==> flow/design.v <==
module calc_mvd_cost (
    input                       ap_clk,
    input                       ap_rst,
    input                       ap_start,
    input                       ap_ce,
    output logic                ap_done,
    output logic                ap_ready,
    output logic                ap_idle,
    input        [31:0]         x,
    input        [31:0]         y,
    input        [31:0]         mv_shift,
    input        [15:0]         mv_cand_0,
    input        [15:0]         mv_cand_1,
    input        [15:0]         mv_cand_2,
    input        [15:0]         mv_cand_3,
    output logic [63:0]         bitcost,
    output logic                bitcost_ap_vld,
    input        [63:0]         lambda_sqrt_integer_int64,
    input        [63:0]         lambda_sqrt_decimal_int64,
    output logic [63:0]         mvd_cost_int64,
    output logic                mvd_cost_int64_ap_vld
);
    localparam LAMBDA_DECIMAL_SHIFT_BITS = 14;
    localparam CTX_FRAC_BITS = 15;
    logic [31:0] x_shifted, y_shifted;
    logic [63:0] lambda_sqrt_integer_reg, lambda_sqrt_decimal_reg;
    logic [63:0] lambda_sqrt_integer_s2, lambda_sqrt_decimal_s2;
    logic [63:0] lambda_sqrt_integer_s3, lambda_sqrt_decimal_s3;
    logic [15:0] mv_cand_reg[4];
    logic [3:0] pipeline_valid;
    logic same_cand;
    logic [63:0] cand1_cost, cand2_cost;
    logic [63:0] selected_cost;
    logic [63:0] bitcost_s3;
    logic [63:0] cost_mult_lambda_int;
    logic [63:0] cost_mult_lambda_dec;
    logic ap_idle_r;
    logic ap_done_r;
    always_ff @(posedge ap_clk or posedge ap_rst) begin
        if (ap_rst) begin
            ap_idle_r <= 1'b1;
            ap_done_r <= 1'b0;
            x_shifted <= 32'b0;
            y_shifted <= 32'b0;
            lambda_sqrt_integer_reg <= 64'b0;
            lambda_sqrt_decimal_reg <= 64'b0;
            mv_cand_reg[0] <= 16'b0;
            mv_cand_reg[1] <= 16'b0;
            mv_cand_reg[2] <= 16'b0;
            mv_cand_reg[3] <= 16'b0;
            pipeline_valid[0] <= 1'b0;
            same_cand <= 1'b0;
            cand1_cost <= 64'b0;
            cand2_cost <= 64'b0;
            lambda_sqrt_integer_s2 <= 64'b0;
            lambda_sqrt_decimal_s2 <= 64'b0;
            pipeline_valid[1] <= 1'b0;
            selected_cost <= 0;
            lambda_sqrt_integer_s3 <= 64'b0;
            lambda_sqrt_decimal_s3 <= 64'b0;
            pipeline_valid[2] <= 1'b0;
            bitcost_s3 <= 64'b0;
            cost_mult_lambda_int <= 64'b0;
            cost_mult_lambda_dec <= 64'b0;
            pipeline_valid[3] <= 1'b0;
            bitcost <= 64'b0;
            bitcost_ap_vld <= 1'b0;
            mvd_cost_int64 <= 64'b0;
            mvd_cost_int64_ap_vld <= 1'b0;
        end
        else if (ap_ce) begin
            ap_idle_r <= ap_idle;
            ap_done_r <= ap_done;
            if (ap_start) begin
                x_shifted <= x << mv_shift;
                y_shifted <= y << mv_shift;
                lambda_sqrt_integer_reg <= lambda_sqrt_integer_int64;
                lambda_sqrt_decimal_reg <= lambda_sqrt_decimal_int64;
                mv_cand_reg[0] <= mv_cand_0;
                mv_cand_reg[1] <= mv_cand_1;
                mv_cand_reg[2] <= mv_cand_2;
                mv_cand_reg[3] <= mv_cand_3;
                pipeline_valid[0] <= 1'b1;
            end
            else begin
                pipeline_valid[0] <= 1'b0;
            end
            pipeline_valid[1] <= pipeline_valid[0];
            lambda_sqrt_integer_s2 <= lambda_sqrt_integer_reg;
            lambda_sqrt_decimal_s2 <= lambda_sqrt_decimal_reg;
                same_cand <= (mv_cand_reg[0] == mv_cand_reg[2]) && (mv_cand_reg[1] == mv_cand_reg[3]);
                cand1_cost <= get_mvd_coding_cost(
                    $signed(x_shifted) - $signed(mv_cand_reg[0]),
                    $signed(y_shifted) - $signed(mv_cand_reg[1])
                );
                cand2_cost <= get_mvd_coding_cost(
                    $signed(x_shifted) - $signed(mv_cand_reg[2]),
                    $signed(y_shifted) - $signed(mv_cand_reg[3])
                );
            pipeline_valid[2] <= pipeline_valid[1];
            lambda_sqrt_integer_s3 <= lambda_sqrt_integer_s2;
            lambda_sqrt_decimal_s3 <= lambda_sqrt_decimal_s2;
                if (same_cand) begin
                    selected_cost <= cand1_cost;
                end
                else begin
                    selected_cost <= (cand2_cost < cand1_cost) ? cand2_cost : cand1_cost;
                end
            pipeline_valid[3] <= pipeline_valid[2];
                bitcost_s3 <= selected_cost;
                cost_mult_lambda_int <= selected_cost * lambda_sqrt_integer_s3;
                cost_mult_lambda_dec <= selected_cost * lambda_sqrt_decimal_s3;
            bitcost_ap_vld <= pipeline_valid[3];
            mvd_cost_int64_ap_vld <= pipeline_valid[3];
                bitcost <= bitcost_s3;
                mvd_cost_int64 <= cost_mult_lambda_int + (cost_mult_lambda_dec >> LAMBDA_DECIMAL_SHIFT_BITS);
        end
    end
    assign ap_ready = 1'b1;
    assign ap_done  = mvd_cost_int64_ap_vld;
    always_comb begin
        ap_idle = ap_idle_r;
        if (ap_start && ap_ce) begin
            ap_idle = 0;
        end
        else if (ap_done_r && ap_ce) begin
            ap_idle = 1;
        end
    end
    function automatic logic [63:0] get_mvd_coding_cost(input logic signed [31:0] mvd_hor, input logic signed [31:0] mvd_ver);
        logic [63:0] bitcost_temp;
        logic [63:0] x_abs, y_abs;
        logic [63:0] Q;
        logic [63:0] a, b;
        bitcost_temp = 64'd4 << CTX_FRAC_BITS;
        x_abs = (mvd_hor < 0) ? -mvd_hor : mvd_hor;
        y_abs = (mvd_ver < 0) ? -mvd_ver : mvd_ver;
        Q = 64'd1 << CTX_FRAC_BITS;
        bitcost_temp += (x_abs == 1) ? Q : 64'b0;
        bitcost_temp += (y_abs == 1) ? Q : 64'b0;
        a = get_ep_ex_golomb_bitcost_withpow(x_abs);
        b = get_ep_ex_golomb_bitcost_withpow(y_abs);
        get_mvd_coding_cost = ((a + b + bitcost_temp) >> CTX_FRAC_BITS) << 34;
    endfunction
    function automatic logic [63:0] get_ep_ex_golomb_bitcost_withpow(input logic [63:0] symbol);
        if (symbol >= 32768)
            get_ep_ex_golomb_bitcost_withpow = 64'd983040;
        else if (symbol >= 16384)
            get_ep_ex_golomb_bitcost_withpow = 64'd917504;
        else if (symbol >= 8192)
            get_ep_ex_golomb_bitcost_withpow = 64'd851968;
        else if (symbol >= 4096)
            get_ep_ex_golomb_bitcost_withpow = 64'd786432;
        else if (symbol >= 2048)
            get_ep_ex_golomb_bitcost_withpow = 64'd720896;
        else if (symbol >= 1024)
            get_ep_ex_golomb_bitcost_withpow = 64'd655360;
        else if (symbol >= 512)
            get_ep_ex_golomb_bitcost_withpow = 64'd589824;
        else if (symbol >= 256)
            get_ep_ex_golomb_bitcost_withpow = 64'd524288;
        else if (symbol >= 128)
            get_ep_ex_golomb_bitcost_withpow = 64'd458752;
        else if (symbol >= 64)
            get_ep_ex_golomb_bitcost_withpow = 64'd393216;
        else if (symbol >= 32)
            get_ep_ex_golomb_bitcost_withpow = 64'd327680;
        else if (symbol >= 16)
            get_ep_ex_golomb_bitcost_withpow = 64'd262144;
        else if (symbol >= 8)
            get_ep_ex_golomb_bitcost_withpow = 64'd196608;
        else if (symbol >= 4)
            get_ep_ex_golomb_bitcost_withpow = 64'd131072;
        else if (symbol >= 2)
            get_ep_ex_golomb_bitcost_withpow = 64'd65536;
        else
            get_ep_ex_golomb_bitcost_withpow = 64'd0;
    endfunction
endmodule
# From RTL to reports: calc_mvd_cost
# What the tools print for calc_mvd_cost, step after step.
# Line numbers count from 1 in the design file above.
# Operators: Yosys type, input widths -> output width; for muxes data width and select width s.
setup:
  top: "calc_mvd_cost"
  clock_port: "ap_clk"
  lib: "sky130hd"
  lib_corner: "tt_025C_1v80"

# After elaboration
# Counts by Yosys on the flattened word-level netlist (proc, flatten, opt, wreduce). Print and check cells are left out. Cells with the same type and inputs are merged into one.
classes:
  n_addsub: 17
  mul: 2
  cmp: 65
  equal: 6
  shift: 2
  mux: 77
  reduce_logical: 4
ops:
  columns: ["cell", "n"]
  rows:
  - ["$mul 64x64->64", 2]
  - ["$mux 20", 32]
  - ["$mux 64", 6]
  - ["$mux 19", 16]
  - ["$neg 32->64", 4]
  - ["$eq 64x1->1 const B", 4]
  - ["$ge 64x10->1 const B", 4]
  - ["$ge 64x11->1 const B", 4]
  - ["$ge 64x12->1 const B", 4]
  - ["$ge 64x13->1 const B", 4]
  - ["$ge 64x14->1 const B", 4]
  - ["$ge 64x15->1 const B", 4]
  - ["$ge 64x16->1 const B", 4]
  - ["$ge 64x2->1 const B", 4]
  - ["$ge 64x3->1 const B", 4]
  - ["$ge 64x4->1 const B", 4]
  - ["$ge 64x5->1 const B", 4]
  - ["$ge 64x6->1 const B", 4]
  - ["$ge 64x7->1 const B", 4]
  - ["$ge 64x8->1 const B", 4]
  - ["$ge 64x9->1 const B", 4]
  - ["$mux 45", 4]
  - ["$mux 18", 8]
  - ["$lt 32x1->1 const B", 4]
  - ["$sub 32x16->32", 4]
  - ["$add 45x20->45", 2]
  - ["$add 45x45->45", 2]
  - ["$mux 17", 4]
# Not listed: further kinds 10, cells in them 21.
bits:
  regBits: 964
  in_bits: 292
  out_inout_bits: 133
  elab_cells: 201

# Longest topological paths
# Longest topological path by Yosys (ltp), each cell counted once; first at word level (registers and memories cut), then after technology mapping (sequential cells cut; the memories' decode and read muxes count).
logic_depth:
  ltp_word: 22
  ABC_AREA: 0
  mapped_depth: 33
  depth_no_buf: 31

# Synthesis result
# Yosys stat after the flow's synthesis: flattened, memories mapped to cells. It holds for the ABC_AREA given above (unset counts as 0); a run with the other value may have another netlist.
# The area totals of this step are shown rounded.
mapped:
  cells: 5545
  mapped_area_um2: 50600
  ff_cells: 455
  n_buf: 293
by_type:
  columns: ["cell", "n", "type_area_um2"]
  rows:
  - ["sky130_fd_sc_hd__dfrtp_1", 454, 1.14E+04]
  - ["sky130_fd_sc_hd__ha_1", 619, 7.74E+03]
  - ["sky130_fd_sc_hd__fa_1", 235, 4.7E+03]
  - ["sky130_fd_sc_hd__mux2_2", 355, 4E+03]
  - ["sky130_fd_sc_hd__inv_1", 599, 2.25E+03]
  - ["sky130_fd_sc_hd__nand2_1", 458, 1.72E+03]
  - ["sky130_fd_sc_hd__xnor2_1", 189, 1.66E+03]
  - ["sky130_fd_sc_hd__a21oi_1", 274, 1.37E+03]
  - ["sky130_fd_sc_hd__and2_1", 196, 1.23E+03]
  - ["sky130_fd_sc_hd__o21ai_0", 208, 1.04E+03]
  - ["sky130_fd_sc_hd__mux4_2", 42, 945.907]
  - ["sky130_fd_sc_hd__nor2_1", 242, 908.371]
  - ["sky130_fd_sc_hd__mux2i_1", 89, 890.854]
  - ["sky130_fd_sc_hd__a211oi_1", 97, 728.198]
  - ["sky130_fd_sc_hd__clkbuf_1", 194, 728.198]
  - ["sky130_fd_sc_hd__nor2b_1", 100, 625.6]
  - ["sky130_fd_sc_hd__xor2_1", 70, 613.088]
  - ["sky130_fd_sc_hd__buf_4", 80, 600.576]
# Not listed: further types 85, cells in them 1044.

# Timing after synthesis
# Source: OpenSTA report_checks on the synthesized netlist (no wires, ideal clock, input and output delay 20% of the period each), path of least setup slack; recovery checks are left aside. Register names are those of the netlist, which keeps one name where synthesis merged equal registers.
synth_timing:
  path_type: "register to register"
  startpoint: "reg (no name shown)"
  endpoint: "reg (no name shown)"
  period_ns: 9.0
  setup_time_ns: 0.137
  t_arrival_ns: 7.310
  t_required_ns: 8.863
  setup_slack_ns: 1.553
  path_delay_ns: 7.447
  driving_pins: 30
  n_path_buf: 2
  period_less_setup_slack_ns: 7.447
# "path_delay_ns" is the arrival time less input delay plus setup time.
# "driving_pins": output pins that drive a net of the path, with the launching flip-flop's if there is one; two outputs of one cell count as two.
# "period_less_setup_slack_ns" is the clock period less the worst setup slack; recovery checks do not enter. This is arithmetic on one report: input and output delays are still those of the set period (20% each).
# The rows between start and end are the longest chain of elaborated cells between them; the timing report does not say that the signal goes this way. Where chains are equally long, one stands for them.
# Each line given opens the expression or statement behind the cell; cells for indexed reads and writes are added by Yosys, which also makes memories of some case tables.
synth_between:
  cell_sequence: "sky130_fd_sc_hd__dfrtp_1 -> sky130_fd_sc_hd__clkbuf_1 -> sky130_fd_sc_hd__clkbuf_1 -> sky130_fd_sc_hd__nand2_1 -> sky130_fd_sc_hd__fa_1 -> sky130_fd_sc_hd__inv_1 -> sky130_fd_sc_hd__fa_1 -> sky130_fd_sc_hd__fa_1 -> sky130_fd_sc_hd__ha_1 -> sky130_fd_sc_hd__ha_1 -> sky130_fd_sc_hd__inv_1 -> sky130_fd_sc_hd__fa_1 -> sky130_fd_sc_hd__inv_1 -> sky130_fd_sc_hd__ha_1 -> sky130_fd_sc_hd__ha_1 -> sky130_fd_sc_hd__ha_1 -> sky130_fd_sc_hd__ha_1 -> sky130_fd_sc_hd__ha_1 -> sky130_fd_sc_hd__and3_1 -> sky130_fd_sc_hd__a221o_1 -> sky130_fd_sc_hd__nor4_1 -> sky130_fd_sc_hd__or3_1 -> sky130_fd_sc_hd__a31oi_1 -> sky130_fd_sc_hd__a41oi_1 -> sky130_fd_sc_hd__a21oi_1 -> sky130_fd_sc_hd__a211oi_1 -> sky130_fd_sc_hd__o21bai_1 -> sky130_fd_sc_hd__a21oi_1 -> sky130_fd_sc_hd__xnor2_1 -> sky130_fd_sc_hd__a21oi_1"
  elab_chain_cells: 1
  cells_between: 1
  cone_lines: 1
synth_rtl:
  columns: ["element", "line"]
  rows:
  - ["start, declared", 33]
  - ["start, assigned", 104]
  - ["start, assigned", 107]
  - ["$mul 64x64->64", 112]
  - ["end, assigned", 64]
  - ["end, assigned", 112]
  - ["end, declared", 36]

# Worst path after layout
# From the final timing report of entry A: the path of least setup slack in the routed layout; clock arrival at registers is part of the times.
layout_timing:
  path_type: "register to register"
  startpoint: "reg (no name shown)"
  endpoint: "reg (no name shown)"
  period_ns: 7.44
  setup_time_ns: 0.15
  t_arrival_ns: 7.69
  t_required_ns: 7.95
  setup_slack_ns: 0.26
  driving_pins: 32
  n_path_buf: 2
# The rows between start and end are the longest chain of elaborated cells between them; the timing report does not say that the signal goes this way. Where chains are equally long, one stands for them.
layout_between:
  cell_sequence: "sky130_fd_sc_hd__dfrtp_2 -> sky130_fd_sc_hd__buf_6 -> sky130_fd_sc_hd__nand2_2 -> sky130_fd_sc_hd__fa_1 -> sky130_fd_sc_hd__inv_1 -> sky130_fd_sc_hd__fa_1 -> sky130_fd_sc_hd__fa_1 -> sky130_fd_sc_hd__ha_1 -> sky130_fd_sc_hd__ha_1 -> sky130_fd_sc_hd__inv_1 -> sky130_fd_sc_hd__fa_1 -> sky130_fd_sc_hd__inv_1 -> sky130_fd_sc_hd__ha_1 -> sky130_fd_sc_hd__ha_1 -> sky130_fd_sc_hd__inv_1 -> sky130_fd_sc_hd__fa_1 -> sky130_fd_sc_hd__inv_1 -> sky130_fd_sc_hd__ha_4 -> sky130_fd_sc_hd__ha_4 -> sky130_fd_sc_hd__buf_4 -> sky130_fd_sc_hd__o21ai_0 -> sky130_fd_sc_hd__nand2b_1 -> sky130_fd_sc_hd__a21oi_2 -> sky130_fd_sc_hd__or3_4 -> sky130_fd_sc_hd__a31oi_4 -> sky130_fd_sc_hd__a41oi_2 -> sky130_fd_sc_hd__a21oi_2 -> sky130_fd_sc_hd__a211oi_2 -> sky130_fd_sc_hd__o21bai_1 -> sky130_fd_sc_hd__a21oi_1 -> sky130_fd_sc_hd__xnor2_1 -> sky130_fd_sc_hd__a21oi_1"
  elab_chain_cells: 1
  cells_between: 1
  cone_lines: 1
layout_rtl:
  columns: ["element", "line"]
  rows:
  - ["start, declared", 33]
  - ["start, assigned", 104]
  - ["start, assigned", 107]
  - ["$mul 64x64->64", 112]
  - ["end, assigned", 64]
  - ["end, assigned", 112]
  - ["end, declared", 36]

Hand-over note for calc_mvd_cost

Design calc_mvd_cost on sky130hd. What follows are 2 stored runs of the flow, each under its own settings; their order means nothing. The constraints put input and output delay at 20% of the set period each and load the outputs with 0.01 pF.
"achievedPeriod_ns" is the run's clock period less its worst setup slack. It is reckoned from that one timing run; input and output delays stay at 20% of the period that was set.
"worstPathTime_ns" = time allowed to the worst setup path (clock period - input delay - output delay, where it has them) - its slack; a late launch clock adds to it, a late capture clock takes from it.
By "power_total_w" is meant OpenSTA's value without simulated activity: inputs other than the clock are taken to toggle once in ten clock periods, and the tool carries that through the logic.
The measured numbers are rounded.

--- entry A ---
==> flow/run.sh <==
#!/bin/bash
# the make line also repeats the synthesis and layout settings of config.mk as NAME=value (left out here)
make -C /OpenROAD-flow-scripts/flow DESIGN_CONFIG=/design/flow/config.mk WORK_HOME=/design/flow/orfs CLKGATE_MAP_FILE= finish
==> flow/config.mk <==
export PLATFORM = sky130hd
export DESIGN_NAME = calc_mvd_cost
export DESIGN_NICKNAME = calc_mvd_cost
export VERILOG_FILES = /design/flow/design.v
export SDC_FILE = /design/flow/constraint.sdc
export NUM_CORES = 4
export LEC_CHECK = 0
export CAP_MARGIN = 20
export CORE_MARGIN = 2
export CORE_UTILIZATION = 40
export SLEW_MARGIN = 20
==> flow/constraint.sdc <==
create_clock -name core_clock -period 7.44 [get_ports {ap_clk}]
set_input_delay 1.4880 -clock core_clock [delete_from_list [all_inputs] [get_ports {ap_clk}]]
set_output_delay 1.4880 -clock core_clock [all_outputs]
set_load 0.01 [all_outputs]

==> results, as YAML <==
results:
  synth_area_um2: 50600
  die_area_um2: 129000
  stdcell_area_um2: 58000
  final_util_frac: 0.462
  worst_setup_slack_ns: 0.263
  setup_tns_ns: 0.000
  final_hold_ws_ns: 0.485
  power_total_w: 0.0215
  achievedPeriod_ns: 7.177
  worstPathTime_ns: 7.18
  path_kind: "register to register"

--- entry B ---
==> flow/run.sh <==
#!/bin/bash
# the make line also repeats the synthesis and layout settings of config.mk as NAME=value (left out here)
make -C /OpenROAD-flow-scripts/flow DESIGN_CONFIG=/design/flow/config.mk WORK_HOME=/design/flow/orfs CLKGATE_MAP_FILE= finish
==> flow/config.mk <==
export PLATFORM = sky130hd
export DESIGN_NAME = calc_mvd_cost
export DESIGN_NICKNAME = calc_mvd_cost
export VERILOG_FILES = /design/flow/design.v
export SDC_FILE = /design/flow/constraint.sdc
export NUM_CORES = 4
export LEC_CHECK = 0
export CAP_MARGIN = 20
export CELL_PAD_IN_SITES_GLOBAL_PLACEMENT = 3
export CORE_MARGIN = 2
export CORE_UTILIZATION = 40
export CTS_CLUSTER_SIZE = 28
export GPL_ROUTABILITY_DRIVEN = 0
export GPL_TIMING_DRIVEN = 1
export MIN_ROUTING_LAYER = met1
export SETUP_SLACK_MARGIN = 0.17
export SLEW_MARGIN = 40
export TNS_END_PERCENT = 10
==> flow/constraint.sdc <==
create_clock -name core_clock -period 9.0 [get_ports {ap_clk}]
set_input_delay 1.8000 -clock core_clock [delete_from_list [all_inputs] [get_ports {ap_clk}]]
set_output_delay 1.8000 -clock core_clock [all_outputs]
set_load 0.01 [all_outputs]

==> results, as YAML <==
results:
  synth_area_um2: 50600
  die_area_um2: 129000
  stdcell_area_um2: 56800
  final_util_frac: 0.453
  worst_setup_slack_ns: 0.929
  setup_tns_ns: 0.000
  final_hold_ws_ns: 0.482
  power_total_w: 0.0174
  achievedPeriod_ns: 8.071
  worstPathTime_ns: 8.07
  path_kind: "register to register"

End of note.
